==> flow/design.v <==
module alu_top(CLK, OP1, OP2, OPRN, OUT, ZERO);
	input CLK;
	input [31:0] OP1;
	input [31:0] OP2;
	input [5:0] OPRN;
	output [31:0] OUT;
	output ZERO;
	reg [31:0] op1_q, op2_q;
	reg [5:0] oprn_q;
	reg [31:0] out_q;
	reg zero_q;
	wire [31:0] alu_out;
	wire alu_zero;
	ALU alu_inst(alu_out, alu_zero, op1_q, op2_q, oprn_q);
	always @(posedge CLK) begin
		op1_q <= OP1;
		op2_q <= OP2;
		oprn_q <= OPRN;
		out_q <= alu_out;
		zero_q <= alu_zero;
	end
	assign OUT = out_q;
	assign ZERO = zero_q;
endmodule

`timescale 1ns/10ps
module mux(result, operand1, operand2, control);
	input operand1, operand2, control;
	output result;
	wire notwire, and1wire, and2wire;
	not not1(notwire, control);
	and and1(and1wire, operand1, notwire);
	and and2(and2wire, operand2, control);
	or or1(result, and1wire, and2wire);
endmodule
module mux26_2x1(result, operand1, operand2, control);
	input [25:0] operand1, operand2;
	input control;
	output [25:0] result;
	genvar i; generate
		for (i=0; i<26; i=i+1)begin : mux5_2x1_gen_loop
			mux m(result[i], operand1[i], operand2[i], control);
		end
	endgenerate
endmodule
module mux5_2x1(result, operand1, operand2, control);
	input [4:0] operand1, operand2;
	input control;
	output [4:0] result;
	genvar i; generate
		for (i=0; i<5; i=i+1)begin : mux5_2x1_gen_loop
			mux m(result[i], operand1[i], operand2[i], control);
		end
	endgenerate
endmodule
module mux32_2x1(result, operand1, operand2, control);
	input [31:0] operand1, operand2;
	input control;
	output [31:0] result;
	genvar i; generate
		for (i=0; i<32; i=i+1)begin : mux_gen_loop
			mux m(result[i], operand1[i], operand2[i], control);
		end
	endgenerate
endmodule
module mux64_2x1(result, operand1, operand2, control);
	input [63:0] operand1, operand2;
	input control;
	output [63:0] result;
	genvar i;
	generate
		for (i=0; i<64; i=i+1)
		begin : mux_gen_loop
			mux m(result[i], operand1[i], operand2[i], control);
		end
	endgenerate
endmodule
module mux32_4x1(result, operand1, operand2, operand3, operand4, control);
	input [31:0] operand1, operand2, operand3, operand4;
	input [1:0] control;
	output [31:0] result;
	wire [31:0] mux1Wire, mux2Wire;
	mux32_2x1 m1(.result(mux1Wire), .operand1(operand1), .operand2(operand2), .control(control[0]));
	mux32_2x1 m2(.result(mux2Wire), .operand1(operand3), .operand2(operand4), .control(control[0]));
	mux32_2x1 m3(.result(result), .operand1(mux1Wire), .operand2(mux2Wire), .control(control[1]));
endmodule
module mux32_8x1(result, operand1, operand2, operand3, operand4, 
	operand5, operand6, operand7, operand8, control);
	input [31:0] operand1, operand2, operand3, operand4, operand5, operand6, operand7, operand8;
	input [2:0] control;
	output [31:0] result;
	wire [31:0] mux1Wire, mux2Wire;
	mux32_4x1 m1(mux1Wire, operand1, operand2, operand3, operand4, control[1:0]);
	mux32_4x1 m2(mux2Wire, operand5, operand6, operand7, operand8, control[1:0]);
	mux32_2x1 m3(result, mux1Wire, mux2Wire, control[2]);
endmodule
module mux32_16x1(result, operand1, operand2, operand3, operand4, 
	operand5, operand6, operand7, operand8,
	operand9, operand10, operand11, operand12, 
	operand13, operand14, operand15, operand16, control);
	input [31:0] operand1, operand2, operand3, operand4, 
	operand5, operand6, operand7, operand8, 
	operand9, operand10, operand11, operand12, 
	operand13, operand14, operand15, operand16;
	input [3:0] control;
	output [31:0] result;
	wire [31:0] mux1Wire, mux2Wire;
	mux32_8x1 m1(.result(mux1Wire), .operand1(operand1), .operand2(operand2), .operand3(operand3), 
		.operand4(operand4), .operand5(operand5), .operand6(operand6), .operand7(operand7), 
		.operand8(operand8), .control(control[2:0]));
	mux32_8x1 m2(.result(mux2Wire), .operand1(operand9), .operand2(operand10), .operand3(operand11), 
		.operand4(operand12), .operand5(operand13), .operand6(operand14), .operand7(operand15), 
		.operand8(operand16), .control(control[2:0]));
	mux32_2x1 m3(.result(result), .operand1(mux1Wire), .operand2(mux2Wire), .control(control[3]));
endmodule
module mux32_32x1(result, d0, d1, d2, d3, d4, d5, d6, d7, d8, d9, d10, d11, d12, d13, d14, d15, 
	d16, d17, d18, d19, d20, d21, d22, d23, d24, d25, d26, d27, d28, d29, d30, d31, control);
	input [31:0] d0, d1, d2, d3, d4, d5, d6, d7, d8, d9, d10, d11, d12, d13, d14, d15, 
	d16, d17, d18, d19, d20, d21, d22, d23, d24, d25, d26, d27, d28, d29, d30, d31;
	input [4:0] control;
	output [31:0] result;
	wire [31:0] mux1Wire, mux2Wire;
	mux32_16x1 m1(mux1Wire, d0, d1, d2, d3, d4, d5, d6, d7, 
		d8, d9, d10, d11, d12, d13, d14, d15, control[3:0]);
	mux32_16x1 m2(mux2Wire, d16, d17, d18, d19, d20, d21, d22, d23, 
		d24, d25, d26, d27, d28, d29, d30, d31, control[3:0]);
	mux32_2x1 m3(result, mux1Wire, mux2Wire, control[4]);
endmodule
module twosComplement(result, operand);
	input [31:0] operand;
	output [31:0] result;
	wire [31:0] notwire;
	wire notNeeded;
	wire add = 1'b0;
	wire [31:0] uno = 32'b1;
	genvar i;
	for (i=0; i<32; i=i+1) begin : logic_loop
		not not1(notwire[i], operand[i]);
	end
	rc_add_sub_32 rc(result, notNeeded, notwire, uno, add);
endmodule
module twosComplement64(result, operand);
	input [63:0] operand;
	output [63:0] result;
	wire [63:0] notwire;
	wire notNeeded;
	wire add = 1'b0;
	wire [63:0] uno = 64'b1;
	genvar i;
	for (i=0; i<64; i=i+1) begin : logic_loop
		not not1(notwire[i], operand[i]);
	end
	rc_add_sub_64 rc(result, notNeeded, notwire, uno, add);
endmodule
module buf32(result, operand);
	input [31:0] operand;
	output [31:0] result;
	genvar i;
	for (i=0; i<32; i=i+1) begin : logic_loop
		buf nb(result[i], operand[i]);
	end
endmodule
module lineDecoder2to4(d, b);
	input [1:0] b;
	output [3:0] d;
	wire [1:0] bundle;
	not n0(bundle[0], b[0]);
	not n1(bundle[1], b[1]);
	and a0(d[0], bundle[0], bundle[1]);
	and a1(d[1], bundle[1], b[0]);
	and a2(d[2], b[1], bundle[0]);
	and a3(d[3], b[1], b[0]);
endmodule
module lineDecoder3to8(d, b);
	input [2:0] b;
	output [7:0] d;
	wire [4:0] bundle;
	lineDecoder2to4 l(bundle[3:0], b[1:0]);
	not n0(bundle[4], b[2]);
	genvar i;
	for (i=0; i<4; i=i+1) begin : logic_loop
		and a1(d[i], bundle[i], bundle[4]);
		and a2(d[i+4], bundle[i], b[2]);
	end
endmodule
module lineDecoder4to16(d, b);
	input [3:0] b;
	output [15:0] d;
	wire [8:0] bundle;
	lineDecoder3to8 l(bundle[7:0], b[2:0]);
	not n0(bundle[8], b[3]);
	genvar i;
	for (i=0; i<8; i=i+1) begin : logic_loop
		and a1(d[i], bundle[i], bundle[8]);
		and a2(d[i+8], bundle[i], b[3]);
	end
endmodule
module lineDecoder5to32(d, b);
	input [4:0] b;
	output [31:0] d;
	wire [16:0] bundle;
	lineDecoder4to16 l(bundle[15:0], b[3:0]);
	not n0(bundle[16], b[4]);
	genvar i;
	for (i=0; i<16; i=i+1) begin : logic_loop
		and a1(d[i], bundle[i], bundle[16]);
		and a2(d[i+16], bundle[i], b[4]);
	end
endmodule
module nor32(result, operand1, operand2);
	input [31:0] operand1, operand2;
	output [31:0] result;
	genvar i;
	generate
		for (i=0; i<32; i=i+1)
		begin : nor32_loop
			nor nor1(result[i], operand1[i], operand2[i]);
		end
	endgenerate
endmodule
module and32(result, operand1, operand2);
	input [31:0] operand1, operand2;
	output [31:0] result;
	genvar i;
	generate
		for (i=0; i<32; i=i+1)
		begin : and32_loop
			and a1(result[i], operand1[i], operand2[i]);
		end
	endgenerate
endmodule
module inv32(result, operand);
	input [31:0] operand;
	output [31:0] result;
	genvar i;
	generate
		for (i=0; i<32; i=i+1)
		begin : inv32_loop
			not not1(result[i], operand[i]);
		end
	endgenerate
endmodule
module or31x1(result, operand);
	input [31:0] operand;
	wire [29:0] orWire; 
	output result;
	or o0(orWire[0], operand[0], operand[1]);
	or o1(orWire[1], orWire[0], operand[2]);
	or o2(orWire[2], orWire[1], operand[3]);
	or o3(orWire[3], orWire[2], operand[4]);
	or o4(orWire[4], orWire[3], operand[5]);
	or o5(orWire[5], orWire[4], operand[6]);
	or o6(orWire[6], orWire[5], operand[7]);
	or o7(orWire[7], orWire[6], operand[8]);
	or o8(orWire[8], orWire[7], operand[9]);
	or o9(orWire[9], orWire[8], operand[10]);
	or o10(orWire[10], orWire[9], operand[11]);
	or o11(orWire[11], orWire[10], operand[12]);
	or o12(orWire[12], orWire[11], operand[13]);
	or o13(orWire[13], orWire[12], operand[14]);
	or o14(orWire[14], orWire[13], operand[15]);
	or o15(orWire[15], orWire[14], operand[16]);
	or o16(orWire[16], orWire[15], operand[17]);
	or o17(orWire[17], orWire[16], operand[18]);
	or o18(orWire[18], orWire[17], operand[19]);
	or o19(orWire[19], orWire[18], operand[20]);
	or o20(orWire[20], orWire[19], operand[21]);
	or o21(orWire[21], orWire[20], operand[22]);
	or o22(orWire[22], orWire[21], operand[23]);
	or o23(orWire[23], orWire[22], operand[24]);
	or o24(orWire[24], orWire[23], operand[25]);
	or o25(orWire[25], orWire[24], operand[26]);
	or o26(orWire[26], orWire[25], operand[27]);
	or o27(orWire[27], orWire[26], operand[28]);
	or o28(orWire[28], orWire[27], operand[29]);
	or o29(orWire[29], orWire[28], operand[30]);
	or o30(result, orWire[29], operand[31]);
endmodule
module or32(result, operand1, operand2);
	input [31:0] operand1, operand2;
	output [31:0] result;
	wire [31:0] norWire;
	nor32 n1(norWire, operand1, operand2);
	inv32 i1(result, norWire);
endmodule
module rc_add_sub_32(result, carryOut, operand1, operand2, subtractNotAdd);
	input [31:0] operand1, operand2;
	input subtractNotAdd;
	output [31:0] result;
	output carryOut;
	wire [31:0] xorProduct;
	wire [31:0] wireNext;
	genvar i;
	generate
		for (i=0; i<32; i=i+1) begin : rc_add_sub_32_loop
			xor xor_inst(xorProduct[i], subtractNotAdd, operand2[i]);
			if(i!=0 && i!=31) begin
				full_adder fa(result[i], wireNext[i],
					operand1[i], xorProduct[i], wireNext[i-1]);
			end else if(i==0) begin
				full_adder fa(result[i], wireNext[i],
					operand1[i], xorProduct[i], subtractNotAdd);
			end else if(i==31) begin
				full_adder fa(result[i], carryOut,
					operand1[i], xorProduct[i], wireNext[i-1]);
			end
		end
	endgenerate
endmodule
module rc_add_sub_64(r, c, o, p, sNa);
	input [63:0] o, p;
	input sNa;
	output [63:0] r;
	output c;
	wire [63:0] xorProduct, wireNext;
	genvar i;
	generate
		for (i=0; i<64; i=i+1) begin : rc_add_sub_64_loop
			xor xor_inst(xorProduct[i], sNa, p[i]);
			if(i!=0 && i!=63) begin
				full_adder fa(r[i], wireNext[i], o[i], xorProduct[i], wireNext[i-1]);
			end else if(i==0) begin
				full_adder fa(r[i], wireNext[i], o[i], xorProduct[i], sNa);
			end else if(i==63) begin
				full_adder fa(r[i], c, o[i], xorProduct[i], wireNext[i-1]);
			end
		end
	endgenerate
endmodule
module full_adder(s, co, o, p, ci);
	input o, p, ci;
	output s, co;
	wire HA1sum, HA1carry, HA2carry;
	half_adder h1(HA1sum, HA1carry, o, p);
	half_adder h2(s, HA2carry, HA1sum, ci);
	or orI(co, HA1carry, HA2carry);
endmodule
module half_adder(s, c, o, p);
	input o, p;
	output s, c;
	xor i(s, o, p);
	and j(c, o, p);
endmodule
`timescale 1ns/10ps
module barrel_shifter(result, operand, shift, leftNotRight);
	input [31:0] operand;
	input [31:0] shift;
	input leftNotRight;
	output [31:0] result;
	wire [31:0] shiftOut0, shiftOut1, muxOut;
	wire orResult;
	right_shifter rs(.result(shiftOut0), .operand(operand), .shift(shift[4:0]));
	left_shifter ls(.result(shiftOut1), .operand(operand), .shift(shift[4:0]));
	mux32_2x1 m(.result(muxOut), .operand1(shiftOut0), 
		.operand2(shiftOut1), .control(leftNotRight));
	or31x1 or1(orResult, {5'b0,{shift[31:5]}});
	mux32_2x1 m1(.result(result), .operand1(muxOut), 
		.operand2(0), .control(orResult));
endmodule
module left_shifter(result, operand, shift);
	input [31:0] operand;
	input [4:0] shift;
	output [31:0] result;
	wire mOut [3:0][31:0];
	genvar i, m, j, k;
	generate
		for (i=0; i<=31; i=i+1)
		begin : input_mux_gen_loop_
			if(i>0) begin
				mux m1(.result(mOut[0][i]), .operand1(operand[i]), .operand2(operand[i-1]), .control(shift[0]));
			end else begin
				mux m2(.result(mOut[0][i]), .operand1(operand[i]), .operand2(1'b0), .control(shift[0]));
			end
		end
		for (m=0; m<3; m=m+1)
		begin : inner_col_mux_gen_loop_
			for (k=0; k<=31; k=k+1)
			begin : inner_mux_gen_loop_
				if(k>=2**(m+1)) begin
					mux m3(.result(mOut[m+1][k]), .operand1(mOut[m][k]), .operand2(mOut[m][k-2**(m+1)]), .control(shift[m+1]));
				end else begin
					mux m4(.result(mOut[m+1][k]), .operand1(mOut[m][k]), .operand2(1'b0), .control(shift[m+1]));
				end
			end
		end
		for (j=0; j<=31; j=j+1)
		begin : result_mux_gen_loop_
			if(j>=16) begin
				mux m5(.result(result[j]), .operand1(mOut[3][j]), .operand2(mOut[3][j-16]), .control(shift[4]));
			end else begin
				mux m6(.result(result[j]), .operand1(mOut[3][j]), .operand2(1'b0), .control(shift[4]));
			end
		end
	endgenerate
endmodule
module right_shifter(result, operand, shift);
	input [31:0] operand;
	input [4:0] shift;
	output [31:0] result;
	wire mOut [3:0][31:0];
	genvar i, m, j, k;
	generate
		for (i=0; i<=31; i=i+1)
		begin : input_mux_gen_loop_
			if(i<31) begin
				mux m1(.result(mOut[0][i]), .operand1(operand[i]), .operand2(operand[i+1]), .control(shift[0]));
			end else begin
				mux m2(.result(mOut[0][i]), .operand1(operand[i]), .operand2(1'b0), .control(shift[0]));
			end
		end
		for (m=0; m<3; m=m+1)
		begin : inner_col_mux_gen_loop_
			for (k=0; k<=31; k=k+1)
			begin : inner_mux_gen_loop_
				if(k<32-2**(m+1)) begin
					mux m3(.result(mOut[m+1][k]), .operand1(mOut[m][k]), .operand2(mOut[m][k+2**(m+1)]), .control(shift[m+1]));
				end else begin
					mux m4(.result(mOut[m+1][k]), .operand1(mOut[m][k]), .operand2(1'b0), .control(shift[m+1]));
				end
			end
		end
		for (j=0; j<=31; j=j+1)
		begin : result_mux_gen_loop_
			if(j<16) begin
				mux m5(.result(result[j]), .operand1(mOut[3][j]), .operand2(mOut[3][j+16]), .control(shift[4]));
			end else begin
				mux m6(.result(result[j]), .operand1(mOut[3][j]), .operand2(1'b0), .control(shift[4]));
			end
		end
	endgenerate
endmodule
module mult_32Bit_Unsigned(resultHigh, resultLow, multiplicand, multiplier);
	input [31:0] multiplicand, multiplier;
	output [31:0] resultHigh, resultLow;
	wire cOut [31:0];
	wire [31:0] op2Wire [31:0];
	and32 an(op2Wire[0], multiplicand, {32{multiplier[0]}});
	buf b2(cOut[0], 1'b0);
	buf b(resultLow[0], op2Wire[0][0]);
	genvar j;
	generate
		for (j=1; j<32; j=j+1) begin : loop_
			wire [31:0] op1Wire;
			and32 an(op1Wire, multiplicand, {32{multiplier[j]}});
			rc_add_sub_32 ad(op2Wire[j], cOut[j], op1Wire, {cOut[j-1],{op2Wire[j-1][31:1]}}, 1'b0);
			buf b(resultLow[j], op2Wire[j][0]);
		end
	endgenerate
	buf32 b4(resultHigh, {cOut[31],{op2Wire[31][31:1]}});
endmodule
module mult(resultHigh, resultLow, multiplicand, multiplier);
	input [31:0] multiplicand, multiplier;
	output [31:0] resultHigh, resultLow;
	wire [31:0] bundle [3:0];
	wire [63:0] unsignedWire, twosOutm, muxOut;
	wire xorGate;
	xor o(xorGate, multiplicand[31], multiplier[31]);
	twosComplement t1(bundle[0], multiplicand);
	mux32_2x1 m1(bundle[1], multiplicand, bundle[0], multiplicand[31]);
	twosComplement t2(bundle[2], multiplier);
	mux32_2x1 m2(bundle[3], multiplier, bundle[2], multiplier[31]);
	mult_32Bit_Unsigned mul(unsignedWire[63:32], unsignedWire[31:0], bundle[1], bundle[3]);
	twosComplement64 t3(twosOutm, unsignedWire);
	mux64_2x1 m3(muxOut, unsignedWire, twosOutm, xorGate);
	buf32 b1(resultLow, muxOut[31:0]);
	buf32 b2(resultHigh, muxOut[63:32]);
endmodule
`timescale 1ns/10ps
module ALU(OUT, ZERO, OP1, OP2, OPRN);
	input [(32 -1):0] OP1;  
	input [(32 -1):0] OP2;  
	input [(6 -1):0] OPRN;  
	output [(32 -1):0] OUT;  
	output ZERO;
	wire [31:0] addSubWire;
	wire [31:0] shftWire;
	wire [31:0] mulWire;
	wire [31:0] andWire;
	wire [31:0] orWire;
	wire [31:0] norWire;
	wire [31:0] nullWire;
	wire carryWire;
	wire nonZero;
	wire [31:0] muxWire;
	wire lnr;
	wire andADDWire;
	wire orADDWire;
	and andADD(andADDWire, OPRN[0], OPRN[3]);
	rc_add_sub_32 addSub(.result(addSubWire), .carryOut(carryWire), .operand1(OP1), .operand2(OP2), .subtractNotAdd(OPRN[1])); 
	mult mult_32Bit_Signed(.resultHigh(nullWire), .resultLow(mulWire), .multiplicand(OP1), .multiplier(OP2));
	not lnrNOT(lnr, OPRN[0]);
	barrel_shifter b1(shftWire, OP1, OP2, lnr);
	nor32 n1(.result(norWire), .operand1(OP1), .operand2(OP2));
	or32 o1(.result(orWire), .operand1(OP1), .operand2(OP2));
	and32 a1(.result(andWire), .operand1(OP1), .operand2(OP2));
	mux32_16x1 m1(muxWire, addSubWire, addSubWire, addSubWire, mulWire, 
		shftWire, shftWire, andWire, orWire, 
		norWire, addSubWire, addSubWire, addSubWire, 
		addSubWire, addSubWire, addSubWire, 
		addSubWire, OPRN[3:0]);
	or31x1 or1(nonZero, muxWire);
	not zeroNOT(ZERO, nonZero);
	buf32 bbb(OUT, muxWire);
endmodule
# Reports on alu_top
# Tool output for the design above, in the order of the flow.
# Line numbers count from 1 in the design file above.
# Cell names lack the library's common part.
# Not given: -
# setup
top_module	alu_top
clock	CLK
library	sky130hd
corner	tt_025C_1v80

# After elaboration
# Source: Yosys, flattened and elaborated. Widths are those after wreduce; folded enables and synchronous resets count as part of the registers. Registers that Yosys merges into a memory's read port (data or address) are not register bits. Print and check cells do not count. Equal cells are merged and count once.
# bits
mem_bits_ro	0
output_inout_bits	33
latch_bits	0
mem_count	0
clocked_rd_ports_x_width	0
register_bits	101
ramBits	0
word_cells	5667
# classes
n_div	0
n_mul	0
logic	5662
muxes	0
eq_ne	0
add_sub_neg	0
n_shift	0
cmp	0
reduce_logical	0
# ops
cell	count
1-bit bitwise AND	3053
1-bit OR	1323
1-bit XOR	1151
1-bit NOT	135

# Logic depth
# Yosys ltp: most cells in a row. Word level: on the elaborated netlist, between registers, memories and ports. Mapped: between sequential cells and ports; inverters and the memories' decode and read muxes count.
# depth
word_depth	139
ABC_AREA	1
mapped_depth	143
ltp_nobuf	139

# After synthesis
# Source: synth_stat.txt of the flow (Yosys; design flattened, memories mapped). It holds for the ABC_AREA given above (unset counts as 0); a run with the other value may have another netlist.
# The area totals of this step are shown rounded.
# by_type
cell_type	count	area_total_um2
fa_1	465	9.31E+03
nand2_1	1026	3.85E+03
dfxtp_1	101	2.02E+03
ha_1	125	1564
nand3_1	247	1.24E+03
nor2_1	286	1073.53
inv_1	265	994.704
a21oi_1	149	745.715
o21ai_0	120	600.576
clkbuf_1	111	416.65
xor2_1	37	324.061
o211ai_1	42	315.302
buf_2	38	190.182
o21ai_4	10	162.656
o21ai_2	16	140.134
buf_6	11	123.869
xnor2_1	14	122.618
buf_1	32	120.115
# Not listed: further types 21, cells in them 101.
# synth_totals
mapped_cells	3196
ff_cells	101
yosys_area_mm2	0.0239
buf_cells	199

# Path before layout
# Source: OpenSTA report_checks on the synthesized netlist (no wires, ideal clock, input and output delay 20% of the period each), path of least setup slack; recovery checks are left aside. Register names are those of the netlist, which keeps one name where synthesis merged equal registers.
# synth_timing
kind	register to register
startpoint	reg op2_q[1]
endpoint	reg zero_q
slack_ns	0.719
t_required_ns	29.390
tclk_ns	29.5
driving_pins	88
delay_ns	28.781
arrival_ns	28.671
path_buffers	5
setup_time_ns	0.110
period_less_setup_slack_ns	28.781
# "delay_ns" is the arrival time less input delay plus setup time.
# "driving_pins": output pins that drive a net of the path, with the launching flip-flop's if there is one; two outputs of one cell count as two.
# "period_less_setup_slack_ns" is the clock period less the worst setup slack; recovery checks do not enter. This is arithmetic on one report: input and output delays are still those of the set period (20% each).
# The rows between start and end are the longest chain of elaborated cells between them; the timing report does not say that the signal goes this way. Where chains are equally long, one stands for them.
# A line is the first line of the expression or statement that the cell stems from. Yosys adds cells for indexed reads and writes and turns some case tables into memories.
# synth_between
cell_sequence	dfxtp_1 -> buf_2 -> inv_2 -> buf_2 -> buf_2 -> ha_1 -> nand2_1 -> o21ai_1 -> clkbuf_1 -> buf_1 -> nand2_1 -> fa_1 -> fa_1 -> fa_1 -> inv_1 -> fa_1 -> inv_1 -> fa_1 -> [... 52 more ...] -> fa_1 -> inv_1 -> fa_1 -> ha_1 -> inv_1 -> ha_1 -> nor2_1 -> xnor2_1 -> xor2_1 -> inv_1 -> nand3_1 -> nand2_1 -> nand2_1 -> nand3_1 -> nand2_1 -> nand2_1 -> nand2_1 -> nor2_2
elab_chain_len	138
cone_cells	4857
cone_classes	4857 x logic
# synth_lines
element	line_no	source
start: declaration	8	reg [31:0] op1_q, op2_q;
start: assignment	17	op2_q <= OP2;
1-bit NOT	138	not not1(notwire[i], operand[i]);
1-bit XOR	341	xor i(s, o, p);
1-bit bitwise AND	33	and and2(and2wire, operand2, control);
1-bit OR	34	or or1(result, and1wire, and2wire);
1-bit bitwise AND	228	and a1(result[i], operand1[i], operand2[i]);
1-bit XOR	341
1-bit bitwise AND	342	and j(c, o, p);
[... 124 more ...]	-
1-bit OR	34
1-bit bitwise AND	32	and and1(and1wire, operand1, notwire);
1-bit OR	34
1-bit bitwise AND	32
1-bit OR	34
1-bit OR	277	or o30(result, orWire[29], operand[31]);
1-bit NOT	502	not zeroNOT(ZERO, nonZero);
end: assignment	20	zero_q <= alu_zero;
end: declaration	11	reg zero_q;
# Nets of the timed path that keep an RTL name, with a line that drives or declares them; the list need not be complete.
# synth_nets
net	line_no
alu_inst.m1.m3.mux_gen_loop[31].m.result	34

# Path in the finished layout
# Path of least setup slack in the final report of job 1 (OpenROAD, finished layout, wires in). Where an end is a register, its clock arrival counts in the times.
# layout_timing
kind	register to register
startpoint	reg op2_q[1]
endpoint	reg zero_q
tclk_ns	47.6
path_buffers	2
slack_ns	15.60
arrival_ns	32.34
driving_pins	83
setup_time_ns	0.06
t_required_ns	47.94
# The rows between start and end are the longest chain of elaborated cells between them; the timing report does not say that the signal goes this way. Where chains are equally long, one stands for them.
# layout_between
cell_sequence	dfxtp_2 -> inv_2 -> buf_4 -> ha_1 -> nand2_1 -> o21ai_2 -> buf_4 -> inv_1 -> nor2_1 -> ha_1 -> inv_1 -> fa_1 -> fa_1 -> fa_1 -> inv_1 -> fa_1 -> inv_1 -> fa_1 -> [... 47 more ...] -> fa_1 -> fa_1 -> fa_1 -> fa_1 -> inv_1 -> fa_1 -> ha_1 -> inv_1 -> ha_1 -> o21ai_0 -> a21oi_1 -> a21oi_1 -> nand2_1 -> nor2_1 -> nand3_1 -> nor2_1 -> nand2_1 -> nor2_2
elab_chain_len	138
cone_cells	4857
cone_classes	4857 x logic
# layout_lines
element	line_no	source
start: declaration	8	reg [31:0] op1_q, op2_q;
start: assignment	17	op2_q <= OP2;
1-bit NOT	138	not not1(notwire[i], operand[i]);
1-bit XOR	341	xor i(s, o, p);
1-bit bitwise AND	33	and and2(and2wire, operand2, control);
1-bit OR	34	or or1(result, and1wire, and2wire);
1-bit bitwise AND	228	and a1(result[i], operand1[i], operand2[i]);
1-bit XOR	341
1-bit bitwise AND	342	and j(c, o, p);
[... 124 more ...]	-
1-bit OR	34
1-bit bitwise AND	32	and and1(and1wire, operand1, notwire);
1-bit OR	34
1-bit bitwise AND	32
1-bit OR	34
1-bit OR	277	or o30(result, orWire[29], operand[31]);
1-bit NOT	502	not zeroNOT(ZERO, nonZero);
end: assignment	20	zero_q <= alu_zero;
end: declaration	11	reg zero_q;

# Stored flow runs of alu_top (6 of them; Yosys, OpenROAD, sky130hd). They differ in their settings and are not a sequence. Constraints: input delay and output delay 20% of the set period each, output load 0.01 pF.
# "timing.achieved_period_ns" = clock period - worst setup slack. The figure is calculated, with input and output delays left at 20% of the set period.
# "worst_path_time_ns" means the part of the period allowed to the worst setup path (the constraints hold back 20% at inputs and 20% at outputs) less its slack; where the path has registers, the arrival times of their clocks count too.
# The measured numbers are rounded.
# Settings: - = not set for that run.
setting or result,job 1,job 2,job 3,job 4,job 5,job 6
ABC_AREA,1,-,1,-,-,1
CAP_MARGIN,15,20,0,20,20,20
CELL_PAD_IN_SITES_DETAIL_PLACEMENT,2,-,-,-,-,-
CORE_MARGIN,6,2,2,7,2,7
CORE_UTILIZATION,29,40,17,63,40,63
CTS_CLUSTER_SIZE,12,-,89,-,-,-
MAX_ROUTING_LAYER,met4,-,-,-,-,-
MIN_ROUTING_LAYER,met2,-,met2,-,-,-
PLACE_DENSITY_LB_ADDON,0.24,0.16,-,-,-,0.24
TNS_END_PERCENT,50,85,20,-,-,50
period_ns,47.6,52.2,35.2,24.7,29.5,24.7
SLEW_MARGIN,20,25,10,20,20,20
CELL_PAD_IN_SITES_GLOBAL_PLACEMENT,-,2,-,-,-,-
CTS_CLUSTER_DIAMETER,-,323,-,-,-,-
GPL_ROUTABILITY_DRIVEN,-,1,-,-,-,-
GPL_TIMING_DRIVEN,-,-,0,-,-,-
SETUP_SLACK_MARGIN,-,-,-,5.0,-,5.0
synthesis_area_mm2,0.0239,0.0233,0.0239,0.0233,0.0233,0.0239
finish.utilization_pct,32.4,44.0,19.8,73.5,45.7,72.9
tns_ns,0.000,0.000,0.000,-23.0,0.000,-16.3
worst_path_time_ns,32.00,31.47,34.21,29.73,28.86,28.57
path_kind,register to register,register to register,register to register,register to register,register to register,register to register
ws_hold_ns,0.779,0.910,0.805,0.843,0.820,0.712
timing.achieved_period_ns,31.998,31.474,34.205,29.727,28.861,28.574
layout_stdcell_area_mm2,0.0263,0.0254,0.0277,0.0269,0.0263,0.0273
die_area_mm2,0.0896,0.0602,0.144,0.0426,0.0602,0.0436
final_setup_ws_ns,15.6,20.7,0.995,-5.03,0.639,-3.87
